==> flow/design.v <==
module mult(y,a,b);  
	output logic [15:0] y;
	input  logic [7:0] a,b;
	logic [15:0] y_tmp;
	logic [7:0]  a_tmp;
	logic [7:0]  b_tmp;
	logic [14:0] c1;
	logic [10:0] c2;            
	logic [14:0] out1;
	logic [12:0] out2;
	logic [10:0] out3;
	logic [8:0]  out4;
	logic [14:0] m_temp0;
	logic [13:0] m_temp1;
	logic [12:0] m_temp2;
	logic [11:0] m_temp3;
	logic [10:0] m_temp4;
	logic [9:0]  m_temp5;
	logic [8:0]  m_temp6;
	logic [7:0]  m_temp7;
	always_comb
		begin
			if(a[7])
				begin
					a_tmp = ~a+1'b1;
					if(b[7])
						begin
							b_tmp = ~b+1'b1;
							y = y_tmp ;
						end
					else
						begin
							b_tmp = b;
							y = ~y_tmp+1'b1;
						end
				end
			else
				begin
					a_tmp = a;
					if(b[7])
						begin
							b_tmp = ~b+1'b1;
							y = ~y_tmp+1'b1;
						end
					else
						begin
							b_tmp = b;
							y = y_tmp;
						end
				end
		end
	always_comb
		begin
			out1 = m_temp0 + m_temp1;
			out2 = m_temp2 + m_temp3;
			out3 = m_temp4 + m_temp5;
			out4 = m_temp6 + m_temp7;
			c1   = out1    + out2;
			c2   = out3    + out4;
			y_tmp= c1      + c2;
		end
	always_comb
		begin		
			m_temp0[14:7] = b_tmp[7]?a_tmp:8'b00000000;
			m_temp0[6:0]  = 7'b0000000;
			m_temp1[13:6] = b_tmp[6]?a_tmp:8'b00000000;
			m_temp1[5:0]  = 6'b000000;
			m_temp2[12:5] = b_tmp[5]?a_tmp:8'b00000000;
			m_temp2[4:0]  = 5'b00000;
			m_temp3[11:4] = b_tmp[4]?a_tmp:8'b00000000;
			m_temp3[3:0]  = 4'b0000;
			m_temp4[10:3] = b_tmp[3]?a_tmp:8'b00000000;
			m_temp4[2:0]  = 3'b000;
			m_temp5[9:2]  = b_tmp[2]?a_tmp:8'b00000000;
			m_temp5[1:0]  = 2'b00;
			m_temp6[8:1]  = b_tmp[1]?a_tmp:8'b00000000;
			m_temp6[0]    = 1'b0;
			m_temp7       = b_tmp[0]?a_tmp:8'b00000000;
		end
endmodule
	module cnm(rep,imp,rea,ima,req,imq);  
	output logic signed[15:0] rep, imp;
	input  logic signed[7:0] rea, req, ima, imq;
	logic signed[15:0] y0,y1,y2,y3;
	mult reaXreq (.y(y0), .a(rea), .b(req));
	mult imaXimq (.y(y1), .a(ima), .b(imq));
	mult reaXimq (.y(y2), .a(rea), .b(imq));
	mult imaXreq (.y(y3), .a(ima), .b(req));
	always_comb
		begin
			rep = y0-y1;
			imp = y2+y3;
		end
endmodule
module cnm_top (
    input  logic               clk,
    input  logic               rst,
    input  logic               in_valid,
    input  logic signed [7:0]  rea,
    input  logic signed [7:0]  ima,
    input  logic signed [7:0]  req,
    input  logic signed [7:0]  imq,
    output logic               out_valid,
    output logic signed [15:0] rep,
    output logic signed [15:0] imp
);
    logic signed [7:0]  rea_r, ima_r, req_r, imq_r;
    logic               valid_r;
    logic signed [15:0] rep_c, imp_c;
    cnm cnm (.rep(rep_c), .imp(imp_c), .rea(rea_r), .ima(ima_r), .req(req_r), .imq(imq_r));
    always_ff @(posedge clk) begin
        rea_r <= rea;
        ima_r <= ima;
        req_r <= req;
        imq_r <= imq;
        rep   <= rep_c;
        imp   <= imp_c;
        if (rst) begin
            valid_r   <= 1'b0;
            out_valid <= 1'b0;
        end else begin
            valid_r   <= in_valid;
            out_valid <= valid_r;
        end
    end
endmodule
==> reports on cnm_top <==
Step by step through the tools: cnm_top
Tool output for the design above before and after an edit, in the order of the flow.
Lines under "unedited" count in the file above, lines under "edited" in the edited file.
"change": "edited" minus "unedited" as printed here. "relative change": 100 x difference / "unedited".
Operators: Yosys type, input widths -> output width; for muxes data width and select width s.
Library cell names are shortened.
Not given: -
Set-up
  top module: cnm_top
  clock port: clk
  standard-cell library: sky130hd
  library corner: tt_025C_1v80

The edit
Unified diff, file above to edited file.
This change comes from a script, not from a designer; no optimisation was intended.
begin of diff
@@ -52,5 +52,5 @@
 	always_comb
 		begin
-			out1 = m_temp0 + m_temp1;
+			out1 = m_temp0 | m_temp1;
 			out2 = m_temp2 + m_temp3;
 			out3 = m_temp4 + m_temp5;
end of diff

Elaborated design
Counts by Yosys on the flattened word-level netlist (proc, flatten, opt, wreduce; memories kept). Register bits leave out memories and registers merged into their read ports (data or address); mux counts leave out enables and synchronous resets folded into registers. Print and check cells are left out. Cells with the same type and inputs are merged into one.
Storage and ports
  ROM bits: unedited 0, edited 0, change 0
  bits in latches: unedited 0, edited 0, change 0
  cells after elaboration: unedited 102, edited 102, change 0, relative change 0.00%
  memory cells: unedited 0, edited 0, change 0
  memory bits (writable): unedited 0, edited 0, change 0
  output and inout port bits: unedited 33, edited 33, change 0, relative change 0.00%
  bits in registers: unedited 66, edited 66, change 0, relative change 0.00%
  input port bits: unedited 35, edited 35, change 0, relative change 0.00%
  word width x clocked read ports: unedited 0, edited 0, change 0
Operators by class
  shift operators: unedited 0, edited 0, change 0
  div/mod/pow operators: unedited 0, edited 0, change 0
  equality and inequality tests: unedited 0, edited 0, change 0
  mux-type cells: unedited 48, edited 48, change 0, relative change 0.00%
  reduce/logical cells: unedited 0, edited 0, change 0
  add/subtract/negate cells: unedited 38, edited 34, change -4, relative change -10.53%
  $mul: unedited 0, edited 0, change 0
  bitwise operators: unedited 8, edited 12, change +4, relative change +50.00%
  magnitude comparators: unedited 0, edited 0, change 0
Operator list
  $add 15x14->15: unedited 4, edited 0, change -4, relative change -100.00%
  $or 15x14->15: unedited 0, edited 4, change +4
Unchanged operator kinds not shown: 14.

Depth
Longest topological path by Yosys (ltp), each cell counted once; first at word level (registers and memories cut), then after technology mapping (sequential cells cut; the memories' decode and read muxes count).
Depth
  word-level depth: unedited 12, edited 12, change 0, relative change 0.00%
  ABC_AREA: unedited 0, edited 0
  gate-level depth with buffers: unedited 38, edited 40, change +2, relative change +5.26%
  gate-level depth less buffers: unedited 36, edited 37, change +1, relative change +2.78%

Synthesis result
The flow's flattened synthesis, as Yosys stat reports it; memories are mapped. The netlist is that of the ABC_AREA named above (0 if unset); the other value can give another one.
Cell types
  o22ai_1: unedited 1, edited 29, change +28, relative change +2800.00%
  nand2_1: unedited 145, edited 118, change -27, relative change -18.62%
  o21ai_0: unedited 30, edited 55, change +25, relative change +83.33%
  fa_1: unedited 70, edited 46, change -24, relative change -34.29%
  xor2_1: unedited 106, edited 88, change -18, relative change -16.98%
  clkbuf_1: unedited 27, edited 41, change +14, relative change +51.85%
  nand3_1: unedited 23, edited 10, change -13, relative change -56.52%
  nor3b_1: unedited 3, edited 14, change +11, relative change +366.67%
  nor2_1: unedited 236, edited 226, change -10, relative change -4.24%
  nor3_1: unedited 17, edited 27, change +10, relative change +58.82%
  ha_1: unedited 194, edited 186, change -8, relative change -4.12%
  inv_1: unedited 168, edited 161, change -7, relative change -4.17%
  a21oi_1: unedited 116, edited 110, change -6, relative change -5.17%
  nor2b_1: unedited 20, edited 14, change -6, relative change -30.00%
  a211oi_1: unedited 13, edited 19, change +6, relative change +46.15%
  or2_2: unedited 4, edited 10, change +6, relative change +150.00%
  or4_1: unedited 3, edited 9, change +6, relative change +200.00%
  xnor2_1: unedited 146, edited 141, change -5, relative change -3.42%
Unchanged cell types not shown: 8.
Not every row of either side is listed.
Mapped netlist
  buffer cells: unedited 28, edited 45, change +17, relative change +60.71%
  standard cells after synthesis: unedited 1616, edited 1631, change +15, relative change +0.93%
  mapped flip-flops: unedited 66, edited 66, change 0, relative change 0.00%
  sequential part of the area (µm²): unedited 1321.3, edited 1321.3, change 0.0, relative change 0.00%
  synthesis area (µm²): unedited 12465.7, edited 12299.3, change -166.4, relative change -1.33%
By module: a second synthesis without flattening, with its own total; a netlist apart from the flattened one above.
Unflattened totals
  cell total of the unflattened synthesis: unedited 1827, edited 1699, change -128, relative change -7.01%
  area (unflattened synthesis) (µm²): unedited 14337.5, edited 13411.6, change -925.9, relative change -6.46%
Rows give one instance, submodules left out.
Modules, unedited
  mult: seq. area 0.0 µm², area 2861.5 µm², instances 4, cells 385
  cnm: seq. area 0.0 µm², area 1557.7 µm², instances 1, cells 219
  cnm_top: seq. area 1321.3 µm², area 1333.8 µm², instances 1, cells 68
Modules, edited
  mult: seq. area 0.0 µm², area 2630.0 µm², instances 4, cells 353
  cnm: seq. area 0.0 µm², area 1557.7 µm², instances 1, cells 219
  cnm_top: seq. area 1321.3 µm², area 1333.8 µm², instances 1, cells 68

Worst setup path after synthesis
Path of least setup slack by OpenSTA after synthesis, without wires, with an ideal clock, recovery checks aside; 20% of the period is set as input and as output delay. Where synthesis merged equal registers, the netlist keeps one of their names.
Path post-synthesis
  path kind: unedited reg2reg, edited reg2reg
  from: unedited register req_r[0], edited register rea_r[0]
  to: unedited register imp[15], edited register imp[14]
  arrival time (ns): unedited 7.140, edited 7.370, change +0.230, relative change +3.22%
  required time (ns): unedited 6.870, edited 6.868, change -0.002, relative change -0.03%
  buffers on the path: unedited 3, edited 3, change 0, relative change 0.00%
  period (ns): unedited 7.0, edited 7.0, change 0.0, relative change 0.00%
  path slack (ns): unedited -0.270, edited -0.502, change -0.232
  driving pins on the path: unedited 28, edited 33, change +5, relative change +17.86%
  time at the first pin (ns): unedited 0.000, edited 0.000, change 0.000
  library setup time (ns): unedited 0.130, edited 0.132, change +0.002
  path delay (ns): unedited 7.270, edited 7.502, change +0.232, relative change +3.19%
  synthesis period reached (ns): unedited 7.27, edited 7.502, change +0.232, relative change +3.19%
"path delay" = arrival - input delay + setup time.
"driving pins on the path" counts driving pins, that of a launching flip-flop among them; a cell with two outputs on the path counts twice.
"synthesis period reached" is the clock period less the worst setup slack; recovery checks do not enter. This is arithmetic on one report: input and output delays are still those of the set period (20% each).
The rows between start and end are the longest chain of elaborated cells between them; the timing report does not say that the signal goes this way. Where chains are equally long, one stands for them.
Each line given opens the expression or statement behind the cell; cells for indexed reads and writes are added by Yosys, which also makes memories of some case tables.
On the way, post-synthesis, unedited
  path through: dfxtp_1 > clkbuf_1 > inv_1 > clkbuf_1 > ha_1 > mux2i_1 > clkbuf_1 > nor2_1 > ha_1 > fa_1 > xnor2_1 > fa_1 > inv_1 > ha_1 > fa_1 > ha_1 > fa_1 > nor4_1 > or3b_2 > nand2_1 > xnor2_1 > ha_1 > and3_1 > a311oi_1 > a21oi_1 > a31oi_1 > o21ai_0 > xnor3_1
  length of the longest elaborated chain: 12
  elaborated cells on any way between the ends: 24
  classes of those cells: add/sub: 10; mux: 12; logic: 2
Ends and longest elaborated chain, post-synthesis, unedited
  from (decl): line 107  | logic signed [7:0]  rea_r, ima_r, req_r, imq_r;
  from (assign): line 114  | req_r <= req;
  $not 8->8: line 42  | b_tmp = ~b+1'b1;
  $add 8x1->8: line 42
  $mux 8: line 40  | if(b[7])
  $mux 8: line 78  | m_temp7 = b_tmp[0]?a_tmp:8'b00000000;
  $add 9x8->9: line 57  | out4 = m_temp6 + m_temp7;
  $add 11x9->11: line 59  | c2 = out3 + out4;
  $add 15x11->16: line 60  | y_tmp= c1 + c2;
  $not 16->16: line 43  | y = ~y_tmp+1'b1;
  $add 16x1->16: line 43
  $mux 16: line 40
  $mux 16: line 23  | if(a[7])
  $add 16x16->16: line 92  | imp = y2+y3;
  to (assign): line 117  | imp   <= imp_c;
  to (decl): line 105  | output logic signed [15:0] imp
On the way, post-synthesis, edited
  path through: dfxtp_1 > clkbuf_1 > inv_1 > clkbuf_1 > ha_1 > or3b_1 > nand2_1 > xor2_1 > clkbuf_1 > nor2_1 > ha_1 > inv_1 > xnor2_1 > fa_1 > inv_1 > fa_1 > ha_1 > fa_1 > or4_1 > nor2_1 > nand2_1 > or4_1 > a211oi_1 > mux2i_1 > a211oi_1 > o32ai_1 > xor2_1 > ha_1 > inv_1 > nor4_1 > a31oi_1 > nand2_1 > or3b_2
  length of the longest elaborated chain: 12
  elaborated cells on any way between the ends: 24
  classes of those cells: add/sub: 9; mux: 12; logic: 3
Ends and longest elaborated chain, post-synthesis, edited
  from (decl): line 107  | logic signed [7:0]  rea_r, ima_r, req_r, imq_r;
  from (assign): line 112  | rea_r <= rea;
  $not 8->8: line 25  | a_tmp = ~a+1'b1;
  $add 8x1->8: line 25
  $mux 8: line 23  | if(a[7])
  $mux 8: line 78  | m_temp7 = b_tmp[0]?a_tmp:8'b00000000;
  $add 9x8->9: line 57  | out4 = m_temp6 + m_temp7;
  $add 11x9->11: line 59  | c2 = out3 + out4;
  $add 15x11->16: line 60  | y_tmp= c1 + c2;
  $not 16->16: line 43  | y = ~y_tmp+1'b1;
  $add 16x1->16: line 43
  $mux 16: line 40  | if(b[7])
  $mux 16: line 23
  $add 16x16->16: line 92  | imp = y2+y3;
  to (assign): line 117  | imp   <= imp_c;
  to (decl): line 105  | output logic signed [15:0] imp

Path in the finished layout
Path of least setup slack in the final report of the runs of pair A (OpenROAD, finished layout, wires in). Where an end is a register, its clock arrival counts in the times.
Path after layout
  path kind: unedited reg2reg, edited reg2reg
  from: unedited register rea_r[0], edited register imq_r[1]
  to: unedited register imp[14], edited register imp[14]
  buffers on the path: unedited 3, edited 1, change -2, relative change -66.67%
  library setup time (ns): unedited 0.07, edited 0.12, change +0.05
  required time (ns): unedited 7.28, edited 7.25, change -0.03, relative change -0.41%
  path slack (ns): unedited 0.26, edited 0.00, change -0.26
  period (ns): unedited 7.0, edited 7.0, change 0.0, relative change 0.00%
  arrival time (ns): unedited 7.01, edited 7.25, change +0.24, relative change +3.42%
  time at the first pin (ns): unedited 0.35, edited 0.37, change +0.02, relative change +5.71%
  driving pins on the path: unedited 34, edited 35, change +1, relative change +2.94%
The rows between start and end are the longest chain of elaborated cells between them; the timing report does not say that the signal goes this way. Where chains are equally long, one stands for them.
On the way, after layout, unedited
  path through: dfxtp_2 > buf_4 > or3_4 > o31ai_2 > xor2_1 > buf_4 > buf_4 > nor2_1 > ha_1 > inv_1 > o21bai_1 > a21oi_2 > xor2_2 > fa_1 > inv_1 > ha_1 > inv_1 > o21bai_1 > a21oi_1 > xnor2_1 > ha_1 > o21a_1 > nor2_2 > nor2_2 > and3_1 > o211a_1 > nor2_1 > o31ai_1 > xor2_1 > ha_1 > inv_1 > or4_1 > o311a_1 > o211ai_1
  length of the longest elaborated chain: 12
  elaborated cells on any way between the ends: 24
  classes of those cells: add/sub: 10; mux: 12; logic: 2
Ends and longest elaborated chain, after layout, unedited
  from (decl): line 107  | logic signed [7:0]  rea_r, ima_r, req_r, imq_r;
  from (assign): line 112  | rea_r <= rea;
  $not 8->8: line 25  | a_tmp = ~a+1'b1;
  $add 8x1->8: line 25
  $mux 8: line 23  | if(a[7])
  $mux 8: line 78  | m_temp7 = b_tmp[0]?a_tmp:8'b00000000;
  $add 9x8->9: line 57  | out4 = m_temp6 + m_temp7;
  $add 11x9->11: line 59  | c2 = out3 + out4;
  $add 15x11->16: line 60  | y_tmp= c1 + c2;
  $not 16->16: line 43  | y = ~y_tmp+1'b1;
  $add 16x1->16: line 43
  $mux 16: line 40  | if(b[7])
  $mux 16: line 23
  $add 16x16->16: line 92  | imp = y2+y3;
  to (assign): line 117  | imp   <= imp_c;
  to (decl): line 105  | output logic signed [15:0] imp
On the way, after layout, edited
  path through: dfxtp_2 > inv_2 > ha_4 > mux2i_4 > buf_4 > or2_4 > inv_1 > ha_1 > a21o_1 > a21oi_2 > o21bai_1 > a21oi_2 > o21bai_1 > a21oi_1 > xor2_1 > fa_1 > inv_1 > ha_4 > a21oi_1 > xnor2_1 > ha_1 > nor2_2 > a32oi_2 > or4_4 > a211oi_4 > mux2i_1 > a211oi_1 > o32ai_1 > xor2_1 > ha_1 > inv_2 > nor4_1 > a31oi_1 > nand2_1 > or3b_4
  length of the longest elaborated chain: 12
  elaborated cells on any way between the ends: 23
  classes of those cells: add/sub: 9; mux: 11; logic: 3
Ends and longest elaborated chain, after layout, edited
  from (decl): line 107  | logic signed [7:0]  rea_r, ima_r, req_r, imq_r;
  from (assign): line 115  | imq_r <= imq;
  $not 8->8: line 28  | b_tmp = ~b+1'b1;
  $add 8x1->8: line 28
  $mux 8: line 26  | if(b[7])
  $mux 8: line 76  | m_temp6[8:1] = b_tmp[1]?a_tmp:8'b00000000;
  $add 9x8->9: line 57  | out4 = m_temp6 + m_temp7;
  $add 11x9->11: line 59  | c2 = out3 + out4;
  $add 15x11->16: line 60  | y_tmp= c1 + c2;
  $not 16->16: line 43  | y = ~y_tmp+1'b1;
  $add 16x1->16: line 43
  $mux 16: line 40  | if(b[7])
  $mux 16: line 23  | if(a[7])
  $add 16x16->16: line 92  | imp = y2+y3;
  to (assign): line 117  | imp   <= imp_c;
  to (decl): line 105  | output logic signed [15:0] imp

Layout results
Runs of the flow (Yosys, OpenROAD) on both versions; the two runs of a pair have the same settings. The constraints put input and output delay at 20% of the set period each and load the outputs with 0.01 pF.
Flow settings, pair A
  CORE_UTILIZATION: 40
  period_ns: 7.0
  CAP_MARGIN: 20
  CORE_MARGIN: 2
  SLEW_MARGIN: 20
Results, pair A
  final setup TNS (ns): unedited 0.000, edited -0.001, change -0.001
  netlist area reported by Yosys (µm²): unedited 12465.7, edited 12299.3, change -166.4, relative change -1.33%
  final worst hold slack (ns): unedited 0.448, edited 0.436, change -0.012
  worst setup slack after layout (ns): unedited 0.265, edited -0.001, change -0.266
  standard-cell area after routing (µm²): unedited 15310.9, edited 15992.8, change +681.9, relative change +4.45%
  achieved period (ns): unedited 6.735, edited 7.001, change +0.266, relative change +3.95%
  area inside the die boundary (µm²): unedited 32592.9, edited 32166.4, change -426.5, relative change -1.31%
Flow settings, pair B
  CELL_PAD_IN_SITES_DETAIL_PLACEMENT: 2
  CORE_MARGIN: 7
  CORE_UTILIZATION: 34
  MIN_ROUTING_LAYER: met1
  PLACE_DENSITY_LB_ADDON: 0.18
  SETUP_SLACK_MARGIN: 1.99
  SLEW_MARGIN: 0
  TNS_END_PERCENT: 30
  period_ns: 9.72
  CAP_MARGIN: 20
Results, pair B
  final setup TNS (ns): unedited 0.000, edited 0.000, change 0.000
  netlist area reported by Yosys (µm²): unedited 12465.7, edited 12299.3, change -166.4, relative change -1.33%
  final worst hold slack (ns): unedited 0.438, edited 0.458, change +0.020
  worst setup slack after layout (ns): unedited 1.827, edited 1.469, change -0.358
  standard-cell area after routing (µm²): unedited 14824.2, edited 15269.6, change +445.4, relative change +3.00%
  achieved period (ns): unedited 7.893, edited 8.251, change +0.358, relative change +4.54%
  area inside the die boundary (µm²): unedited 42222.0, edited 41695.6, change -526.4, relative change -1.25%
By "achieved period" is meant the clock period of the run minus its worst setup slack. This is arithmetic on one report: input and output delays are still those of the set period (20% each).
